==> flow/design.v <==
module tpumac
    #(parameter BITS_AB=8,
    parameter BITS_C=16)
    (
    input clk, rst_n, WrEn, en,
    input signed [BITS_AB-1:0] Ain,
    input signed [BITS_AB-1:0] Bin,
    input signed [BITS_C-1:0] Cin,
    output reg signed [BITS_AB-1:0] Aout,
    output reg signed [BITS_AB-1:0] Bout,
    output reg signed [BITS_C-1:0] Cout
    );
    logic signed [BITS_C-1:0] AxB, CPAB;
    always_ff @(posedge clk, negedge rst_n) begin
        if (!rst_n) begin
            Aout <= 0;
            Bout <= 0;
        end else if (en) begin
            Aout <= Ain;
            Bout <= Bin;
        end
    end
    always_ff @(posedge clk, negedge rst_n) begin
        if (!rst_n) begin
            Cout <= 0;
        end else if (WrEn) begin
            Cout <= Cin;
        end else if (en) begin
            Cout <= CPAB;
        end 
    end
    always_comb begin
        AxB = Ain * Bin;
        CPAB = AxB + Cout;
    end
endmodule
module systolic_array
#(
parameter BITS = 8,
parameter DIM = 32
)
(
input clk,rst_n,en,
input [DIM-1:0][BITS-1:0] A,
input [DIM-1:0][BITS-1:0] B,
output [DIM-1:0][DIM-1:0][BITS*2-1:0] Cout
);
logic [DIM-1:0][DIM-1:0][BITS-1:0] MACAin, MACBin, MACAout, MACBout;
logic [DIM-1:0][DIM-1:0][BITS*2-1:0] MACCout;
assign Cout = MACCout;
genvar gi, gj;
generate
    for (gi = 0 ; gi < DIM ; gi++) begin : row
        for (gj = 0 ; gj < DIM ; gj++) begin : col
            tpumac #(.BITS_AB(BITS), .BITS_C(BITS*2)) iDUT (
                .clk(clk), .rst_n(rst_n), .WrEn(1'b0), .en(en),
                .Ain(MACAin[gi][gj]), .Bin(MACBin[gi][gj]), .Cin({(BITS*2){1'b0}}),
                .Aout(MACAout[gi][gj]), .Bout(MACBout[gi][gj]), .Cout(MACCout[gi][gj])
            );
        end
    end
endgenerate
always_comb begin : ABCManager
    for (int i = 0 ; i < DIM ; i++) begin
        MACAin[i][0] = A[i];
        MACBin[0][i] = B[i];
    end
    for (int i = 0 ; i < DIM ; i++) begin
        for (int j = 1 ; j < DIM ; j++) begin
            MACAin[i][j] = MACAout[i][j-1];
        end
    end
    for (int i = 1 ; i < DIM ; i++) begin
        for (int j = 0 ; j < DIM ; j++) begin
            MACBin[i][j] = MACBout[i-1][j]; 
        end
    end
end
endmodule
module layoutA
#(
    parameter BITS = 8,  
    parameter DIM = 32  
)
(
    input [DIM-1:0][DIM-1:0][BITS-1:0] INA,
    input [$clog2(DIM):0] m, n, 
    output logic [DIM-1:0][DIM*2-2:0][BITS-1:0] OUTA
);
always_comb begin : ConnectionsA
    for (int row = 0 ; row < DIM ; row++) begin
        for (int col = 0 ; col < DIM*2-1 ; col++) begin
            if (col >= DIM*2-1-n-row && col <= DIM*2-2-row && row < m) begin
                OUTA[row][col] = INA[row][DIM*2-2-col-row];
            end else begin
                OUTA[row][col] = 0;
            end
        end
    end
end
endmodule
module layoutB
#(
    parameter BITS = 8,  
    parameter DIM = 32  
)
(
    input [DIM-1:0][DIM-1:0][BITS-1:0] INB,
    input [$clog2(DIM):0] n, p, 
    output logic [DIM*2-2:0][DIM-1:0][BITS-1:0] OUTB
);
always_comb begin : ConnectionsB
    for (int row = 0 ; row < DIM ; row++) begin
        for (int col = 0 ; col < DIM*2-1 ; col++) begin
            if (col >= DIM*2-1-n-row && col <= DIM*2-2-row && row < p) begin
                OUTB[col][row] = INB[DIM*2-2-col-row][row];
            end else begin
                OUTB[col][row] = 0;
            end
        end
    end
end
endmodule
module MATMUL 
#(
    parameter BITS = 8,  
    parameter DIM = 32  
)
(
    input clk, rst_n, en,
    input [$clog2(DIM):0] m, n, p,
    input [DIM-1:0][DIM-1:0][BITS-1:0] matrixDataA,
    input [DIM-1:0][DIM-1:0][BITS-1:0] matrixDataB,
    output logic [DIM-1:0][DIM-1:0][BITS-1:0] dataOut,
    output logic done
);
logic [$clog2(DIM*4):0] count;
logic [DIM-1:0][BITS-1:0] Ain, Bin;
logic [DIM-1:0][DIM-1:0][BITS*2-1:0] Cout;
logic [DIM-1:0][DIM*2-2:0][BITS-1:0] OUTA;
logic [DIM*2-2:0][DIM-1:0][BITS-1:0] OUTB;
layoutA #(.BITS(BITS), .DIM(DIM))
LayoutADUT (.INA(matrixDataA),.m(m),.n(n),.OUTA(OUTA));
layoutB #(.BITS(BITS), .DIM(DIM))
LayoutBDUT (.INB(matrixDataB),.n(n),.p(p),.OUTB(OUTB));
systolic_array #(.BITS(BITS), .DIM(DIM))
SysArrayDUT (.clk(clk), .rst_n(rst_n), .en(en), .A(Ain), .B(Bin), .Cout(Cout));
always @(posedge clk, negedge rst_n) begin
    if (!rst_n) begin
        count <= 0;
    end else if (done) begin
        count <= 0;
    end else if (en == 1) begin
        count <= count + 1;
    end
end
always_comb begin : DataFeeder
    for (int i = 0 ; i < DIM ; i++) begin
        if (count <= DIM*2-2) begin
            Ain[i] = OUTA[i][DIM*2-2-count];
            Bin[i] = OUTB[DIM*2-2-count][i];
        end else begin
            Ain[i] = 0;
            Bin[i] = 0;
        end
    end
    for (int i = 0 ; i < DIM ; i++) begin
        for (int j = 0 ; j < DIM ; j++) begin
            dataOut[i][j] = Cout[i][j] >> BITS;  
        end
    end
end
always_comb begin : howdone
    done = count == m+n+p-2 ? 1 : 0;
end
endmodule
module matmul_top
#(
    parameter BITS = 8,
    parameter DIM = 4
)
(
    input clk, rst_n, en,
    input [$clog2(DIM):0] m, n, p,
    input [DIM*DIM*BITS-1:0] mat_a,
    input [DIM*DIM*BITS-1:0] mat_b,
    output [DIM*DIM*BITS-1:0] mat_c,
    output done
);
MATMUL #(.BITS(BITS), .DIM(DIM)) u_matmul (
    .clk(clk), .rst_n(rst_n), .en(en),
    .m(m), .n(n), .p(p),
    .matrixDataA(mat_a), .matrixDataB(mat_b),
    .dataOut(mat_c), .done(done)
);
endmodule
Tool chain data of matmul_top
Each step is given for the RTL above and for the edited RTL.
"original" refers to lines of the RTL above, "edited" to lines of the edited file.
"change": "edited" minus "original" as printed here. "rel. change": 100 x difference / "original".
Operators: Yosys type, input widths -> output width; for muxes data width and select width s.
Library cell names are shortened.
A cell with - has no value.

set-up
  top = matmul_top
  clock = clk
  library = sky130hd
  corner = tt_025C_1v80

Diff
The edit as a unified diff against the file above.
This change comes from a script, not from a designer. The edited design behaves differently; no optimisation was intended.

begin of diff
@@ -8,5 +8,5 @@
     input signed [BITS_C-1:0] Cin,
     output reg signed [BITS_AB-1:0] Aout,
-    output reg signed [BITS_AB-1:0] Bout,
+    output reg signed [BITS_AB/2-1:0] Bout,
     output reg signed [BITS_C-1:0] Cout
     );
end of diff

Word-level counts
Counts by Yosys on the flattened word-level netlist (proc, flatten, opt, wreduce; memories kept). Register bits leave out memories and registers merged into their read ports (data or address). Print and check cells are left out. Cells with the same type and inputs are merged into one.

cells by class
  element                        original  edited  change  rel. change (%)
  magnitude comparators          31        31      0       0.00
  divide/modulo/power cells      0         0       0       -
  bitwise operators              0         0       0       -
  equality and inequality tests  1         1       0       0.00
  multiply operators             16        16      0       0.00
  reduce/logical cells           45        45      0       0.00
  shift operators                8         8       0       0.00
  mux-type cells                 55        55      0       0.00
  $add $sub $neg                 31        31      0       0.00

operators by type and width
  cell                   original  edited  change  rel. change (%)
  $mul 8x8->16           16        4       -12     -75.00
  $mul 8x4->12           0         12      +12     -
  $mux 8                 52        52      0       0.00
  $logic_and 1x1->1      44        44      0       0.00
  $add 16x16->16         16        16      0       0.00
  $ge 1x32->1 const A    8         8       0       0.00
  $ge 2x32->1 const A    8         8       0       0.00
  $ge 3x32->1 const A    6         6       0       0.00
  $shiftx 224x32->8      6         6       0       0.00
  $lt 1x3->1 const A     4         4       0       0.00
  $lt 2x3->1 const A     4         4       0       0.00
  $add 32x5->32 const B  2         2       0       0.00
  $mux 5                 2         2       0       0.00
  $sub 32x2->32 const B  2         2       0       0.00
  $add 11x5->12 const B  1         1       0       0.00
  $add 3x3->4            1         1       0       0.00
  $add 4x3->5            1         1       0       0.00
  $add 5x1->5 const B    1         1       0       0.00
  $add 7x32->32 const A  1         1       0       0.00
  $add 7x9->10 const A   1         1       0       0.00
  $add 8x32->32 const A  1         1       0       0.00
  $eq 5x32->1            1         1       0       0.00
  $le 5x3->1 const B     1         1       0       0.00
  $mux 1                 1         1       0       0.00
  $reduce_bool 2->1      1         1       0       0.00
  $shiftx 224x11->8      1         1       0       0.00
  $shiftx 224x9->8       1         1       0       0.00
  $sub 3x3->4 const A    1         1       0       0.00

The list need not be complete.

word-level totals
  element                          original  edited  change  rel. change (%)
  word width x clocked read ports  0         0       0       -
  memory bits (writable)           0         0       0       -
  bits in registers                453       405     -48     -10.60
  input port bits                  268       268     0       0.00
  output and inout port bits       129       129     0       0.00
  memory cells                     0         0       0       -
  bits in latches                  0         0       0       -
  bits in read-only memories       0         0       0       -
  cells after elaboration          228       228     0       0.00

Depth
Depth = most cells in a row (Yosys ltp): at word level without a register or memory, in the mapped netlist without a sequential cell, where the memories' decode and read muxes count.

logic depth
  element                    original  edited  change  rel. change (%)
  depth in word-level cells  9         9       0       0.00
  ABC_AREA                   0         0       -       -
  depth in mapped cells      38        48      +10     +26.32

Netlist
Source: synth_stat.txt of the flow (Yosys; design flattened, memories mapped). It holds for the ABC_AREA given above (unset counts as 0); a run with the other value may have another netlist.

cells by type
  type      original  edited  change  rel. change (%)
  inv_1     1,373     704     -669    -48.73
  fa_1      1,141     505     -636    -55.74
  nand2_1   687       510     -177    -25.76
  and2_1    398       227     -171    -42.96
  nor2_1    203       337     +134    +66.01
  clkbuf_1  263       143     -120    -45.63
  a21oi_1   253       366     +113    +44.66
  mux2_2    238       291     +53     +22.27
  xnor2_1   265       316     +51     +19.25
  dfrtp_1   453       405     -48     -10.60
  o21bai_1  31        75      +44     +141.94
  nor2b_1   76        39      -37     -48.68
  and3_1    85        50      -35     -41.18
  nand3b_1  42        9       -33     -78.57
  mux4_2    8         40      +32     +400.00
  a32oi_1   41        11      -30     -73.17
  a21o_1    54        83      +29     +53.70
  o21ai_0   254       282     +28     +11.02

The list need not be complete.

mapped netlist
  element                         original  edited    change     rel. change (%)
  flip-flop cells                 453       405       -48        -10.60
  synthesis area (sq um)          74,116.1  55,328.1  -18,788.0  -25.35
  buffer cells                    503       355       -148       -29.42
  standard cells after synthesis  7,896     6,106     -1,790     -22.67

By module: a second synthesis without flattening, with its own total; a netlist apart from the flattened one above.

second synthesis, totals
  element                                  original  edited    change    rel. change (%)
  cell total of the unflattened synthesis  8,013     7,869     -144      -1.80
  area (unflattened synthesis) (sq um)     80,425.9  78,103.7  -2,322.2  -2.89

Rows give one instance, submodules left out.

by module, original
  module          cells  area (sq um)  times used  seq. area (sq um)
  tpumac          404    4,197.8       16          800.8
  MATMUL          977    9,305.2       1           125.1
  layoutB         281    1,978.1       1           0.0
  layoutA         290    1,974.4       1           0.0
  systolic_array  1      3.8           1           0.0
  matmul_top      0      0.0           1           0.0

by module, edited
  module          cells  area (sq um)  times used  seq. area (sq um)
  tpumac          395    4,052.6       16          700.7
  MATMUL          977    9,305.2       1           125.1
  layoutB         281    1,978.1       1           0.0
  layoutA         290    1,974.4       1           0.0
  systolic_array  1      3.8           1           0.0
  matmul_top      0      0.0           1           0.0

Path before layout
Source: OpenSTA report_checks on the synthesized netlist (no wires, ideal clock, input and output delay 20% of the period each), path of least setup slack; recovery checks are left aside. Register names are those of the netlist, which keeps one name where synthesis merged equal registers.

timing after synthesis
  element                        original                                                   edited                                                     change  rel. change (%)
  path type                      input to register                                          register to register                                       -       -
  start point                    input n[2]                                                 register u_matmul.count[0]                                 -       -
  end point                      register u_matmul.SysArrayDUT.row[0].col[0].iDUT.Cout[12]  register u_matmul.SysArrayDUT.row[2].col[0].iDUT.Cout[14]  -       -
  stages on the path             28                                                         45                                                         +17     +60.71
  period (ns)                    11.0                                                       11.0                                                       0.0     0.00
  data required time (ns)        10.905                                                     10.880                                                     -0.025  -0.23
  setup time (ns)                0.095                                                      0.120                                                      +0.025  -
  input delay (ns)               2.200                                                      -                                                          -       -
  time at the first pin (ns)     2.200                                                      0.000                                                      -2.200  -100.00
  path slack (ns)                0.965                                                      0.559                                                      -0.406  -
  arrival time (ns)              9.940                                                      10.321                                                     +0.381  +3.83
  path buffers                   4                                                          12                                                         +8      +200.00
  path delay (ns)                7.835                                                      10.441                                                     +2.606  +33.26
  synthesis period reached (ns)  10.035                                                     10.441                                                     +0.406  +4.05

"path delay" is the arrival time less input delay plus setup time.
"stages on the path" counts driving pins, that of a launching flip-flop among them; a cell with two outputs on the path counts twice.
"synthesis period reached" = period - worst setup slack (recovery checks aside). The figure is calculated, with input and output delays left at 20% of the set period.
Between the ends stands the longest chain of elaborated cells between them, by number of cells; it is not shown to be the way that was timed. Of several equally long chains one is given.
Each line given opens the expression or statement behind the cell; cells for indexed reads and writes are added by Yosys, which also makes memories of some case tables.
At most two assigning lines are given for a register; there are more.

on the way, after synthesis, original
  cell sequence = buf_2 buf_2 buf_2 buf_1 inv_1 ha_1 nand3b_1 or4b_2 a21oi_1 o21a_1 a2111oi_4 nor4_1 inv_1 fa_1 fa_1 inv_1 fa_1 fa_1 inv_1 fa_1 inv_1 ha_1 o21ai_0 a21boi_0 o311a_1 o21a_1 o21a_1 o31ai_1

RTL lines, path after synthesis, original
  element             RTL line  text
  start: declaration  184       input [$clog2(DIM):0] m, n, p,
  end: assignment     25        Cout <= 0;
  end: assignment     27        Cout <= Cin;
  end: declaration    11        output reg signed [BITS_C-1:0] Cout

original: Chain of elaborated cells between the ends: none given.

on the way, after synthesis, edited
  cell sequence = dfrtp_1 inv_1 clkbuf_1 clkbuf_1 clkbuf_1 buf_1 buf_1 ha_1 buf_2 inv_1 buf_2 buf_2 buf_2 buf_2 buf_1 ha_1 xnor3_1 clkbuf_1 [9 not listed] ha_1 inv_1 fa_1 nor2b_1 o2111ai_1 a31oi_1 xnor2_1 a2111oi_0 a211oi_1 o311ai_1 inv_1 ha_1 nor2_1 inv_1 a21oi_1 a211oi_1 or3_1 a31o_2
  length of the longest elaborated chain = 6

RTL lines, path after synthesis, edited
  element             RTL line  text
  start: declaration  137       logic [$clog2(DIM*4):0] count;
  start: assignment   150       count <= 0;
  start: assignment   154       count <= count + 1;
  $sub 3x5->6         160       Ain[i] = OUTA[i][DIM*2-2-count];
  $add 7x32->32       160
  $shiftx 224x32->8   160
  $mux 8              159       if (count <= DIM*2-2) begin
  $mul 8x4->12        33        AxB = Ain * Bin;
  $add 16x16->16      34        CPAB = AxB + Cout;
  end: assignment     27        Cout <= Cin;
  end: assignment     29        Cout <= CPAB;
  end: declaration    11        output reg signed [BITS_C-1:0] Cout

Timing after layout
Path of least setup slack in the final report of the runs of pair A (OpenROAD, finished layout, wires in). Where an end is a register, its clock arrival counts in the times.

timing post-layout
  element                     original                                                   edited                                                     change  rel. change (%)
  path type                   input to register                                          input to register                                          -       -
  start point                 input n[1]                                                 input n[2]                                                 -       -
  end point                   register u_matmul.SysArrayDUT.row[3].col[0].iDUT.Cout[15]  register u_matmul.SysArrayDUT.row[2].col[0].iDUT.Cout[14]  -       -
  data required time (ns)     10.62                                                      10.66                                                      +0.04   +0.38
  input delay (ns)            2.02                                                       2.02                                                       0.00    0.00
  path slack (ns)             0.56                                                       0.45                                                       -0.11   -
  period (ns)                 10.1                                                       10.1                                                       0.0     0.00
  path buffers                5                                                          5                                                          0       0.00
  arrival time (ns)           10.06                                                      10.21                                                      +0.15   +1.49
  stages on the path          28                                                         34                                                         +6      +21.43
  time at the first pin (ns)  2.02                                                       2.02                                                       0.00    0.00
  setup time (ns)             0.15                                                       0.11                                                       -0.04   -

Between the ends stands the longest chain of elaborated cells between them, by number of cells; it is not shown to be the way that was timed. Of several equally long chains one is given.
At most two assigning lines are given for a register; there are more.

on the way, post-layout, original
  cell sequence = clkdlybuf4s50_1 inv_1 ha_1 buf_4 nand2b_1 nor4_1 buf_4 a221oi_1 o32ai_1 buf_4 a221o_1 buf_4 and3_1 fa_1 inv_1 fa_1 inv_1 fa_1 fa_1 ha_1 ha_1 nor3_1 o211ai_1 a311oi_1 o21bai_1 a21oi_1 xnor2_1 a21oi_1
  length of the longest elaborated chain = 9

RTL lines, path post-layout, original
  element             RTL line  text
  start: declaration  184       input [$clog2(DIM):0] m, n, p,
  $sub 3x3->4         93        if (col >= DIM*2-1-n-row && col <= DIM*2-2-row && row < m) begin
  $sub 32x1->32       93
  $ge 1x32->1         93
  $logic_and 1x1->1   93
  $mux 8              93
  $shiftx 224x32->8   160       Ain[i] = OUTA[i][DIM*2-2-count];
  $mux 8              159       if (count <= DIM*2-2) begin
  $mul 8x8->16        33        AxB = Ain * Bin;
  $add 16x16->16      34        CPAB = AxB + Cout;
  end: assignment     27        Cout <= Cin;
  end: assignment     29        Cout <= CPAB;
  end: declaration    11        output reg signed [BITS_C-1:0] Cout

on the way, post-layout, edited
  cell sequence = clkdlybuf4s50_1 buf_4 buf_4 ha_1 mux2i_1 nor2_2 buf_4 nand2_1 nor2_1 a31oi_1 buf_4 mux4_2 a211o_1 a21boi_1 and2_1 fa_1 fa_1 ha_1 ha_1 nor2b_1 o2111ai_1 a31oi_2 xnor2_2 and4_1 a211oi_2 o311ai_2 inv_1 ha_2 nor2_2 inv_1 a21oi_1 a211oi_1 or3_1 a31o_2

RTL lines, path post-layout, edited
  element             RTL line  text
  start: declaration  184       input [$clog2(DIM):0] m, n, p,
  end: assignment     25        Cout <= 0;
  end: assignment     27        Cout <= Cin;
  end: declaration    11        output reg signed [BITS_C-1:0] Cout

edited: Chain of elaborated cells between the ends: none given.

Measured runs
Both versions went through the flow (Yosys, OpenROAD) with the same settings in each pair. Constraints: input delay and output delay 20% of the set period each, output load 0.01 pF.

settings, pair A
  CORE_UTILIZATION = 40
  PLACE_DENSITY = 0.6
  period_ns = 10.1
  CAP_MARGIN = 20
  CORE_MARGIN = 2
  SLEW_MARGIN = 20

measured results, pair A
  element                                    original   edited     change     rel. change (%)
  reached clock period (ns)                  9.537      9.645      +0.108     +1.13
  die footprint (sq um)                      188,751.0  141,312.0  -47,439.0  -25.13
  standard-cell area after routing (sq um)   84,010.6   65,555.4   -18,455.2  -21.97
  worst hold slack in the final report (ns)  0.474      0.466      -0.008     -
  setup total negative slack (ns)            0.000      0.000      0.000      -
  utilization of the finished layout (%)     45.7       47.7       +2.0       -
  power consumption (mW)                     28.712     17.395     -11.317    -39.42
  post-synthesis cell area (sq um)           74,116.1   55,328.1   -18,788.0  -25.35
  setup slack of the worst path (ns)         0.563      0.455      -0.108     -

settings, pair B
  ABC_AREA = 1
  CAP_MARGIN = 5
  CELL_PAD_IN_SITES_DETAIL_PLACEMENT = 1
  CELL_PAD_IN_SITES_GLOBAL_PLACEMENT = 1
  CORE_ASPECT_RATIO = 1.07
  CORE_MARGIN = 4
  CORE_UTILIZATION = 32
  CTS_CLUSTER_DIAMETER = 249
  CTS_CLUSTER_SIZE = 11
  GPL_ROUTABILITY_DRIVEN = 1
  GPL_TIMING_DRIVEN = 1
  MAX_ROUTING_LAYER = met4
  PLACE_DENSITY_LB_ADDON = 0.09
  SLEW_MARGIN = 0
  period_ns = 15.9

measured results, pair B
  element                                    original   edited     change     rel. change (%)
  reached clock period (ns)                  11.392     11.649     +0.257     +2.26
  die footprint (sq um)                      236,272.0  181,168.0  -55,104.0  -23.32
  standard-cell area after routing (sq um)   80,199.4   62,248.5   -17,950.9  -22.38
  worst hold slack in the final report (ns)  0.481      0.467      -0.014     -
  setup total negative slack (ns)            0.000      0.000      0.000      -
  utilization of the finished layout (%)     35.3       35.9       +0.6       -
  power consumption (mW)                     16.192     13.888     -2.304     -14.23
  post-synthesis cell area (sq um)           73,137.6   55,813.5   -17,324.1  -23.69
  setup slack of the worst path (ns)         4.508      4.251      -0.257     -

"reached clock period": clock period set for the run, less the worst setup slack. It is reckoned from that one timing run; input and output delays stay at 20% of the period that was set.
"power consumption" rests on the timing tool's default activity at the inputs, not on a simulated workload.
